==> flow/design.v <==
module converter_ascii_number (
	input [7:0] ascii_in,
	output[7:0] number_out);
	assign number_out = ascii_in;
endmodule
module operator_converter (
	input [7:0] in,
	output [7:0] out
);
localparam ADD = 0,
			SUB = 1,
			MULT = 2,
			DIV = 3;
assign out = (in == 8'd20) ? ADD : (in == 8'd21) ? SUB : (in == 8'd22) ? MULT : DIV;
endmodule
module convert_to_number
(
	input [7:0] num0,
	input [7:0] num1,
	input [7:0] num2,
	input [1:0] mode,
	output reg [7:0] out
);
always @(*) begin
	if (mode == 2'd0) begin
		out = num0;
	end
	else if (mode == 2'd1) begin
		out = num0*10 + num1;
	end
	else begin
		out = num0*100 + num1*10 + num2;
	end
end
endmodule
module divider (
	input clk,
	output rfd,
	input [7:0] dividend,
	input [7:0] divisor,
	output [7:0] quotient,
	output [7:0] fractional
);
	assign rfd = 1'b1;
	assign quotient = (divisor == 8'd0) ? 8'hFF : dividend / divisor;
	assign fractional = (divisor == 8'd0) ? dividend : dividend % divisor;
endmodule
module stack #(parameter size = 100)(
	input rst,
	input clk,
	input [7:0] data_in,
	input push_en,
	input pop_en,
	output [7:0] data_out,
	output is_empty	
);
	reg [7: 0] mem[size-1:0];
	reg[7:0] sp;
	always @(posedge clk) begin : proc_push
		if (rst)
			sp <= 0;
		else begin
			if (push_en) begin
				mem[sp] <= data_in;
				sp <= sp + 1;
			end
			if (pop_en) begin
					sp <= sp - 1'd1;
			end
		end
	end
	assign is_empty = (sp == 0);
	assign data_out = is_empty ? 8'd0 : mem[sp-1];
endmodule
module datapath (
	input clk,
	input rst,
	input num0_en,
	input num1_en,
	input num2_en,
	input index_cnt,
	input sel,
	input [1:0] mode,
	input operand_push,
	input operand_pop,
	input operator_push,
	input operator_pop,
	input num_clr,
	input result_en,
	input op1_en,
	input op2_en,
	input operator_en,
	output is_operand,
	output is_operator,
	output is_lt,
	output is_empty,
	output is_hash,
	output [7:0] data_out,
	output [7:0] rm,
	output rfd,
	output is_div,
	output op_is_empty,
	input [7:0] rom_data_in,
	output [6:0] rom_addr
);
localparam ADD = 0,
			SUB = 1,
			MULT = 2,
			DIV = 3;
wire [7:0] rom_data;
wire [7:0] converted_operator;
wire [7:0] converted_asci;
wire [7:0] convereted_decimal;
wire [7:0] top_operator;
wire [7:0] top_operand;
wire [7:0] operand_data_in;
wire [7:0] operator_data_in;
wire [7:0] divider_out, fractional;
wire operand_empty;
reg [7:0] num0, num1, num2;
reg [6:0] rom_index;
reg [7:0] result;
reg [7:0] op1, op2;
reg [7:0] operator;
assign rm = op2;
assign op_is_empty = is_empty;
assign rom_data = rom_data_in;
assign rom_addr = rom_index;
converter_ascii_number ascii_converter(rom_data, converted_asci);
convert_to_number decimal_converter(num0, num1, num2, mode, convereted_decimal);
operator_converter operator_converter(rom_data, converted_operator);
stack operands(.rst(rst), .clk(clk), .data_in(operand_data_in), .push_en(operand_push), .pop_en(operand_pop), .data_out(top_operand), .is_empty(operand_empty));
stack operators(.rst(rst), .clk(clk), .data_in(converted_operator), .push_en(operator_push), .pop_en(operator_pop), .data_out(top_operator), .is_empty(is_empty));
divider divider (
	.clk(clk),  
	.rfd(rfd),  
	.dividend(op1),  
	.divisor(op2),  
	.quotient(divider_out),  
	.fractional(fractional)
);  
assign is_div = top_operator == DIV;
assign data_out = top_operand;
assign operand_data_in = sel ? result : convereted_decimal;
assign is_operand = (rom_data >= 0 && rom_data < 10) ? 1 : 0;
assign is_operator = (rom_data >= 20 && rom_data <= 30) ? 1 : 0;
assign is_hash = rom_data == 8'd10;
assign is_lt = is_empty? 0: (converted_operator==ADD && (top_operator==SUB || top_operator==MULT || top_operator==DIV))
 		|| (converted_operator==SUB && (top_operator==MULT || top_operator==DIV)) 
		|| (converted_operator==DIV && (top_operator==MULT || top_operator==DIV));
always @(posedge clk) begin
	if (rst || num_clr) begin
		num0 <= 0;
		num1 <= 0;
		num2 <= 0;
	end
	else if (num0_en)
		num0 <= rom_data;
	else if (num1_en)
		num1 <= rom_data;
	else if (num2_en)
		num2 <= rom_data;
end
always @(posedge clk) begin
	if (rst) begin
		op1 <= 0;
		op2 <= 0;
	end
	else if (op1_en)
		op1 <= top_operand;
	else if (op2_en)
		op2 <= top_operand; 
end
always @(posedge clk) begin
	if (rst)
		operator <= 0;
	else if (operator_en)
		operator <= top_operator;
end
always @(posedge clk) begin
	if (rst)
		rom_index <= 0;
	else if (index_cnt)
		rom_index <= rom_index + 1;
end
always @(*) begin
	result = 0;
	begin
		if (operator == ADD) result = op1 + op2;
		else if (operator == SUB) result = op1 - op2;
		else if (operator == MULT) result = op1 * op2;
		else if (operator == DIV) result = divider_out;
	end
end
endmodule
module controller(
	input clk,
	input rst,
	input start,
	input is_operand,
	input is_operator,
	input is_lt,
	input is_empty,
	input is_hash,
	input is_div,
	input op_is_empty,
	output reg num0_en,
	output reg num1_en,
	output reg num2_en,
	output reg index_cnt,
	output reg sel,
	output reg operand_push,
	output reg operator_push,
	output reg operand_pop,
	output reg operator_pop,
	output reg num_clr,
	output reg result_en,
	output reg op1_en,
	output reg op2_en,
	output reg operator_en,
	output [1:0] mode,
	output reg done,
	output reg [4:0] ps
);
reg [4:0] ns, div_count;
reg [1:0] count;
assign mode = count-1;
always @(*) begin
	ns = 5'd0;
	case (ps)
		5'd0: if(start) ns = 1;
			else ns = 0;
		5'd1: if(is_operand) ns = 2;
			  else if(is_hash) ns = 9;
		5'd3: if(is_operator && is_lt==0) ns = 8;
				else if(is_operator && is_lt) ns = 17;
				else if (is_operand) ns=2;
			  else if(is_hash) ns = 9;
		5'd8: ns = 1;
		5'd10: if(op_is_empty) ns = 16;
				else ns = 11;
		5'd14: if(is_div &&  div_count<15 ) ns = 5'd14;
				else ns = 5'd15;
		5'd15: if(op_is_empty) ns = 16;
				else ns = 10;
		5'd16: ns = 16;
		5'd22: if(div_count<15 && is_div) ns = 5'd22;
				else ns = 5'd23;
		5'd24: ns = 1;
		default: ns = ps + 1;
	endcase
end
always @(posedge clk) begin
	if (rst) begin
		ps <= 5'd0;
		div_count <= 0;
	end
	else begin
		ps <= ns;
		if (ps==10)
			div_count <= 0;
		if (is_div && ps>10)
			div_count <= div_count + 1;
		if (ps==2)
			count <= count + 1;
		if (ps==1) begin
			count <= 0;
		end
	end
end
always @(*) begin
	num0_en = 0;
	num1_en = 0;
	num2_en = 0;
	index_cnt = 0;
	sel = 0;
	operand_push = 0;
	operator_push = 0;
	operand_pop = 0;
	operator_pop = 0;
	num_clr = 0;
	result_en = 0;
	op1_en = 0;
	op2_en = 0;
	operator_en = 0;
	done = 0;
	case (ps)
		5'd1:begin
			num_clr = 1;
		end
		5'd2: begin
			if (count==0)
				num0_en = 1;
			else if(count==1)
				num1_en = 1;
			else if (count==2)
				num2_en = 1;
			index_cnt = 1;
		end
		5'd8: begin
			operand_push = 1;
			operator_push = 1;
			index_cnt = 1;
		end
		5'd9: begin
			operand_push = 1;
		end
		5'd10: begin
			op2_en = 1;
			operator_en = 1;
		end
		5'd11: begin
			operand_pop = 1;
		end
		5'd12: begin
			op1_en = 1;
		end
		5'd13: begin
			operand_pop = 1;
		end
		5'd15: begin
			result_en = 1;
			operator_pop = 1;
			sel = 1;
			operand_push = 1;
		end
		5'd16: begin
			done = 1;
		end
		5'd17: begin
			operand_push = 1;
		end
		5'd18: begin
			op2_en = 1;
			operator_en = 1;
		end
		5'd19: begin
			operand_pop = 1;
		end
		5'd20: begin
			op1_en = 1;
		end
		5'd21: begin
			operand_pop = 1;
		end
		5'd23: begin
			operator_pop = 1;
			result_en = 1;
		end
		5'd24: begin
			sel = 1;
			operand_push = 1;
			operator_push = 1;
			index_cnt = 1;
		end
		default:
			sel = 0;
	endcase
end
endmodule
module calculator
(	
	input clk, 
	input rst,
	input start,
	input [7:0] rom_data,
	output [6:0] rom_addr,
	output done,
	output [7:0] result
);
wire is_operand, is_operator, is_lt, is_empty, is_hash,
	num0_en, num1_en, num2_en, index_cnt, sel, operand_push, operator_push,
	operand_pop, operator_pop, num_clr, result_en, op1_en, op2_en, operator_en, rfd, is_div, op_is_empty;
wire [1:0] mode;
wire [7:0] data_out, inx;
wire [4:0] ps;
controller ctrl(clk, rst, start, is_operand, is_operator, is_lt, is_empty, is_hash, is_div, op_is_empty,
				num0_en, num1_en, num2_en, index_cnt, sel, operand_push, operator_push,
				operand_pop, operator_pop, num_clr, result_en, op1_en, op2_en,
				operator_en, mode, done, ps);
datapath dp(clk, rst, num0_en, num1_en, num2_en, index_cnt, sel, mode, operand_push,
			operand_pop, operator_push, operator_pop, num_clr, result_en, op1_en,
			op2_en, operator_en, is_operand, is_operator, is_lt, is_empty, is_hash, data_out, inx, rfd, is_div, op_is_empty,
			rom_data, rom_addr);
assign result = data_out;
endmodule
# Tool chain data of calculator
# What the tools print for calculator, step after step.
# Line numbers count from 1 in the design file above.
# Library cell names are shortened.
# The mark - stands for no value.
dict set report design {
  top_module {calculator}
  clk_port {clk}
  library {sky130hd}
  corner {tt_025C_1v80}
}

# After elaboration
# Yosys after proc, flatten, opt, wreduce and memory -nomap, before mapping. Memory bits, and registers merged into a memory's read port (data or address), are not among the register bits. Print and check cells are not counted.
# Yosys's memory passes give these memory sizes; they may raise the number of words (mostly to a power of two), join words into wider ones and drop unused or constant bits.
dict set report word_totals {
  reg_bits 83
  mem_bits_rw 1600
  mem_count 2
}
# name words word_bits rd wr line
set memory_table {}
lappend memory_table {dp.operands.mem 100 8 1 1 57} ;# reg [7: 0] mem[size-1:0];
lappend memory_table {dp.operators.mem 100 8 1 1 57}
dict set report op_classes {
  addsub 16
  n_mul 4
  div_mod_pow 1
  cmp 6
  equal 35
  n_mux 64
  n_logic 5
  n_reduce_logical 39
}
# operator count
set ops {}
lappend ops {{two-way mux 8 bit} 18}
lappend ops {{divider 8 x 8 -> 8 bit} 1}
lappend ops {{multiplier 8 x 8 -> 8 bit} 1}
lappend ops {{multiplier 8 x 3 -> 7 bit (second input constant)} 2}
lappend ops {{== test 5 bit (second input constant)} 9}
lappend ops {{parallel mux 5 bit (select 9 bit)} 1}
lappend ops {{== test 5 x 4 -> 1 bit (second input constant)} 8}
lappend ops {{multiplier 8 x 5 -> 6 bit (second input constant)} 1}
lappend ops {{zero test 8 bit} 5}
lappend ops {{two-way mux 5 bit} 7}
lappend ops {{== test 8 x 2 -> 1 bit (second input constant)} 4}
lappend ops {{adder 8 bit} 4}
lappend ops {{two-way mux 1 bit} 30}
lappend ops {{two-way mux 7 bit} 4}
lappend ops {{== test 8 x 5 -> 1 bit (second input constant)} 3}
lappend ops {{adder 8 x 1 -> 8 bit (second input constant)} 2}
lappend ops {{subtractor 8 x 1 -> 8 bit (second input constant)} 2}
lappend ops {{== test 8 x 1 -> 1 bit (second input constant)} 2}
lappend ops {{subtractor 7 x 1 -> 7 bit (second input constant)} 2}
lappend ops {{OR reduction 2 bit} 5}
lappend ops {{adder 5 x 1 -> 5 bit (second input constant)} 2}
lappend ops {{== test 5 x 2 -> 1 bit (second input constant)} 2}
lappend ops {{logical AND 1 bit} 9}
lappend ops {{nonzero test 2 bit} 4}
lappend ops {{>= comparator 8 x 1 -> 1 bit (second input constant)} 1}
lappend ops {{less-than comparator 8 x 4 -> 1 bit (second input constant)} 1}
lappend ops {{== test 8 x 4 -> 1 bit (second input constant)} 1}
lappend ops {{>= comparator 8 x 5 -> 1 bit (second input constant)} 1}
# Other operator kinds: 21; their cells: 38.

# Longest topological paths
# Longest topological path by Yosys (ltp), each cell counted once; first at word level (registers and memories cut), then after technology mapping (sequential cells cut; the memories' decode and read muxes count).
dict set report depth {
  depth_word 13
  ABC_AREA 1
  ltp_mapped 69
}

# Netlist
# Source: synth_stat.txt of the flow (Yosys; design flattened, memories mapped). It holds for the ABC_AREA given above (unset counts as 0); a run with the other value may have another netlist.
# Totals and module areas in this step are rounded.
# type count area_total_um2
set types {}
lappend types {edfxtp_1 1002 3.01E+04}
lappend types {nand2_1 1019 3.82E+03}
lappend types {nand3_1 501 2.51E+03}
lappend types {a21oi_1 364 1.82E+03}
lappend types {ha_1 125 1564}
lappend types {dfxtp_1 75 1501.44}
lappend types {nor2_1 364 1366.31}
lappend types {o21ai_0 188 940.902}
lappend types {inv_1 219 822.038}
lappend types {a22oi_1 108 810.778}
lappend types {buf_2 133 665.638}
lappend types {fa_1 25 500.48}
lappend types {xor2_1 40 350.336}
lappend types {clkbuf_1 85 319.056}
lappend types {xnor2_1 32 280.269}
lappend types {o211ai_1 29 217.709}
lappend types {nand3_2 16 160.154}
lappend types {nor3_1 30 150.144}
# Not listed: further types 46, cells in them 216.
dict set report synth_totals {
  stdcells 4571
  yosys_area_um2 49500
  seqArea_um2 31600
  ff_cells 1077
  n_buf 259
}

# Path before layout
# Source: OpenSTA report_checks on the synthesized netlist (no wires, ideal clock, input and output delay 20% of the period each), path of least setup slack; recovery checks are left aside. Register names are those of the netlist, which keeps one name where synthesis merged equal registers.
dict set report synth_timing {
  path_type {register -> register}
  startpoint {register dp.op2[0]}
  endpoint {memory dp.operands.mem[0][0]}
  clock_period_ns 12.0
  setup_ns 0.741
  t_first_pin_ns 0.000
  t_arrival_ns 11.457
  required_time_ns 11.259
  slack_ns -0.198
  path_delay_ns 12.198
  stages 70
  path_buffers 0
  period_less_setup_slack_ns 12.198
}
# "path_delay_ns" = arrival - input delay + setup time.
# "stages" counts driving pins, that of a launching flip-flop among them; a cell with two outputs on the path counts twice.
# "period_less_setup_slack_ns" = period - worst setup slack (recovery checks aside). The figure is calculated, with input and output delays left at 20% of the set period.
# The rows between start and end are the longest chain of elaborated cells between them; the timing report does not say that the signal goes this way. Where chains are equally long, one stands for them.
# A line is the first line of the expression or statement that the cell stems from. Yosys adds cells for indexed reads and writes and turns some case tables into memories.
dict set report synth_between {
  cell_sequence {dfxtp_1 -> inv_1 -> ha_1 -> nor2_1 -> nor2_1 -> nand2_1 -> nand2_1 -> nand2_1 -> ha_1 -> o21ai_0 -> nand2_1 -> nand2_1 -> nand2_1 -> o21ai_2 -> ha_1 -> inv_1 -> o21bai_1 -> nand2_1 -> [... 34 more ...] -> o21a_1 -> inv_1 -> ha_1 -> a21oi_1 -> o21ai_0 -> or2_2 -> a21oi_1 -> o21ai_0 -> or2_2 -> nand3_1 -> nand2_1 -> ha_1 -> nand2_1 -> inv_1 -> nand3_1 -> o311ai_0 -> nand2_1 -> a21oi_1}
  elab_chain_cells 9
  cells_between 13
}
# item line
set synth_lines {}
lappend synth_lines {{start, declared} 123} ;# reg [7:0] op1, op2;
lappend synth_lines {{start, assigned} 167} ;# op2 <= 0;
lappend synth_lines {{start, assigned} 172} ;# op2 <= top_operand;
lappend synth_lines {{divider 8 x 8 -> 8 bit} 45} ;# assign quotient = (divisor == 8'd0) ? 8'hFF : dividend / divisor;
lappend synth_lines {{two-way mux 8 bit} 45}
lappend synth_lines {{two-way mux 8 bit} 192} ;# else if (operator == DIV) result = divider_out;
lappend synth_lines {{two-way mux 8 bit} 191} ;# else if (operator == MULT) result = op1 * op2;
lappend synth_lines {{two-way mux 8 bit} 190} ;# else if (operator == SUB) result = op1 - op2;
lappend synth_lines {{two-way mux 8 bit} 189} ;# if (operator == ADD) result = op1 + op2;
lappend synth_lines {{two-way mux 8 bit} 144} ;# assign operand_data_in = sel ? result : convereted_decimal;
lappend synth_lines {{two-way mux 8 bit} 63} ;# if (push_en) begin
lappend synth_lines {{two-way mux 8 bit} 60} ;# if (rst)
lappend synth_lines {{end, declared} 57} ;# reg [7: 0] mem[size-1:0];

# Path in the finished layout
# Path of least setup slack in the final report of run 1 (OpenROAD, finished layout, wires in). Where an end is a register, its clock arrival counts in the times.
dict set report layout_timing {
  path_type {register -> register}
  startpoint {register dp.op2[7]}
  endpoint {memory dp.operands.mem[72][0]}
  clock_period_ns 11.7
  setup_ns 0.16
  t_first_pin_ns 0.72
  t_arrival_ns 11.31
  required_time_ns 12.31
  slack_ns 1.00
  stages 72
  path_buffers 3
}
dict set report layout_between {
  cell_sequence {dfxtp_2 -> nor2_4 -> nand3_2 -> nor3_4 -> nand2_1 -> nand2_1 -> nand2_1 -> ha_1 -> o21ai_0 -> nand2_1 -> nand2_1 -> nand2_1 -> o21ai_2 -> ha_1 -> inv_1 -> o21bai_1 -> nand2_1 -> nand2_1 -> [... 36 more ...] -> a21oi_1 -> o21ai_0 -> or2_2 -> a21oi_1 -> o21ai_0 -> or2_2 -> nand3_1 -> nand2_1 -> ha_1 -> nand2_1 -> inv_1 -> nand3_1 -> o311ai_2 -> nand2_2 -> a21oi_4 -> buf_16 -> buf_16 -> buf_8}
}
# item line
set layout_lines {}
lappend layout_lines {{start, declared} 123} ;# reg [7:0] op1, op2;
lappend layout_lines {{start, assigned} 167} ;# op2 <= 0;
lappend layout_lines {{start, assigned} 172} ;# op2 <= top_operand;
lappend layout_lines {{end, declared} 57} ;# reg [7: 0] mem[size-1:0];
# Chain of elaborated cells between the ends: none given.
# Nets of the timed path that keep an RTL name, with a line that drives or declares them; the list need not be complete.
# net line
set layout_named_nets {}
lappend layout_named_nets {dp.operand_data_in[0] 144} ;# assign operand_data_in = sel ? result : convereted_decimal;

Appendix: measured runs

Record of 3 stored runs of the RTL-to-layout flow on calculator, platform sky130hd. The runs are unordered. Constraints: input delay and output delay 20% of the set period each, output load 0.01 pF.
"achieved_clock_period_ns": clock period set for the run, less the worst setup slack. It is reckoned from that one timing run; input and output delays stay at 20% of the period that was set.
"worst_path_ns" = time allowed to the worst setup path (clock period - input delay - output delay, where it has them) - its slack; a late launch clock adds to it, a late capture clock takes from it.
Values from the reports are rounded here.

[flow] run 1: files
==> flow/run.sh <==
#!/bin/bash
# the make line also repeats the synthesis and layout settings of config.mk as NAME=value (left out here)
make -C /OpenROAD-flow-scripts/flow DESIGN_CONFIG=/design/flow/config.mk WORK_HOME=/design/flow/orfs CLKGATE_MAP_FILE= finish
==> flow/config.mk <==
export PLATFORM = sky130hd
export DESIGN_NAME = calculator
export DESIGN_NICKNAME = calculator
export VERILOG_FILES = /design/flow/design.v
export SDC_FILE = /design/flow/constraint.sdc
export NUM_CORES = 4
export LEC_CHECK = 0
export ABC_AREA = 1
export CAP_MARGIN = 10
export CELL_PAD_IN_SITES_DETAIL_PLACEMENT = 0
export CELL_PAD_IN_SITES_GLOBAL_PLACEMENT = 3
export CORE_MARGIN = 2
export CORE_UTILIZATION = 36
export CTS_CLUSTER_SIZE = 100
export GPL_ROUTABILITY_DRIVEN = 0
export GPL_TIMING_DRIVEN = 0
export SLEW_MARGIN = 35
==> flow/constraint.sdc <==
create_clock -name core_clock -period 11.7 [get_ports {clk}]
set_input_delay 2.3400 -clock core_clock [delete_from_list [all_inputs] [get_ports {clk}]]
set_output_delay 2.3400 -clock core_clock [all_outputs]
set_load 0.01 [all_outputs]

[flow] run 1: metrics
[metrics] fin_tns_ns = 0.000
[metrics] worst_path_ns = 10.70
[metrics] worst_setup_path_type = register -> register
[metrics] design.die.area_um2 = 140000
[metrics] post_route_util_pct = 41.7
[metrics] synthArea_um2 = 49500
[metrics] post_route_stdcell_area_um2 = 57200
[metrics] worstSetupSlack_ns = 0.996
[metrics] ws_hold_ns = 0.459
[metrics] achieved_clock_period_ns = 10.704

[flow] run 2: files
==> flow/run.sh <==
#!/bin/bash
# the make line also repeats the synthesis and layout settings of config.mk as NAME=value (left out here)
make -C /OpenROAD-flow-scripts/flow DESIGN_CONFIG=/design/flow/config.mk WORK_HOME=/design/flow/orfs CLKGATE_MAP_FILE= finish
==> flow/config.mk <==
export PLATFORM = sky130hd
export DESIGN_NAME = calculator
export DESIGN_NICKNAME = calculator
export VERILOG_FILES = /design/flow/design.v
export SDC_FILE = /design/flow/constraint.sdc
export NUM_CORES = 4
export LEC_CHECK = 0
export CAP_MARGIN = 20
export CORE_MARGIN = 2
export CORE_UTILIZATION = 40
export SLEW_MARGIN = 20
==> flow/constraint.sdc <==
create_clock -name core_clock -period 12.0 [get_ports {clk}]
set_input_delay 2.4000 -clock core_clock [delete_from_list [all_inputs] [get_ports {clk}]]
set_output_delay 2.4000 -clock core_clock [all_outputs]
set_load 0.01 [all_outputs]

[flow] run 2: metrics
[metrics] fin_tns_ns = 0.000
[metrics] worst_path_ns = 11.50
[metrics] worst_setup_path_type = register -> register
[metrics] design.die.area_um2 = 121000
[metrics] post_route_util_pct = 45.7
[metrics] synthArea_um2 = 47500
[metrics] post_route_stdcell_area_um2 = 53900
[metrics] worstSetupSlack_ns = 0.505
[metrics] ws_hold_ns = 0.501
[metrics] achieved_clock_period_ns = 11.495

[flow] run 3: files
==> flow/run.sh <==
#!/bin/bash
# the make line also repeats the synthesis and layout settings of config.mk as NAME=value (left out here)
make -C /OpenROAD-flow-scripts/flow DESIGN_CONFIG=/design/flow/config.mk WORK_HOME=/design/flow/orfs CLKGATE_MAP_FILE= finish
==> flow/config.mk <==
export PLATFORM = sky130hd
export DESIGN_NAME = calculator
export DESIGN_NICKNAME = calculator
export VERILOG_FILES = /design/flow/design.v
export SDC_FILE = /design/flow/constraint.sdc
export NUM_CORES = 4
export LEC_CHECK = 0
export ABC_AREA = 1
export CAP_MARGIN = 10
export CELL_PAD_IN_SITES_DETAIL_PLACEMENT = 1
export CORE_MARGIN = 2
export CORE_UTILIZATION = 40
export GPL_TIMING_DRIVEN = 0
export SETUP_SLACK_MARGIN = -0.37
export SLEW_MARGIN = 35
==> flow/constraint.sdc <==
create_clock -name core_clock -period 11.7 [get_ports {clk}]
set_input_delay 2.3400 -clock core_clock [delete_from_list [all_inputs] [get_ports {clk}]]
set_output_delay 2.3400 -clock core_clock [all_outputs]
set_load 0.01 [all_outputs]

[flow] run 3: metrics
[metrics] fin_tns_ns = 0.000
[metrics] worst_path_ns = 11.09
[metrics] worst_setup_path_type = register -> register
[metrics] design.die.area_um2 = 127000
[metrics] post_route_util_pct = 45.9
[metrics] synthArea_um2 = 49500
[metrics] post_route_stdcell_area_um2 = 56600
[metrics] worstSetupSlack_ns = 0.610
[metrics] ws_hold_ns = 0.468
[metrics] achieved_clock_period_ns = 11.090
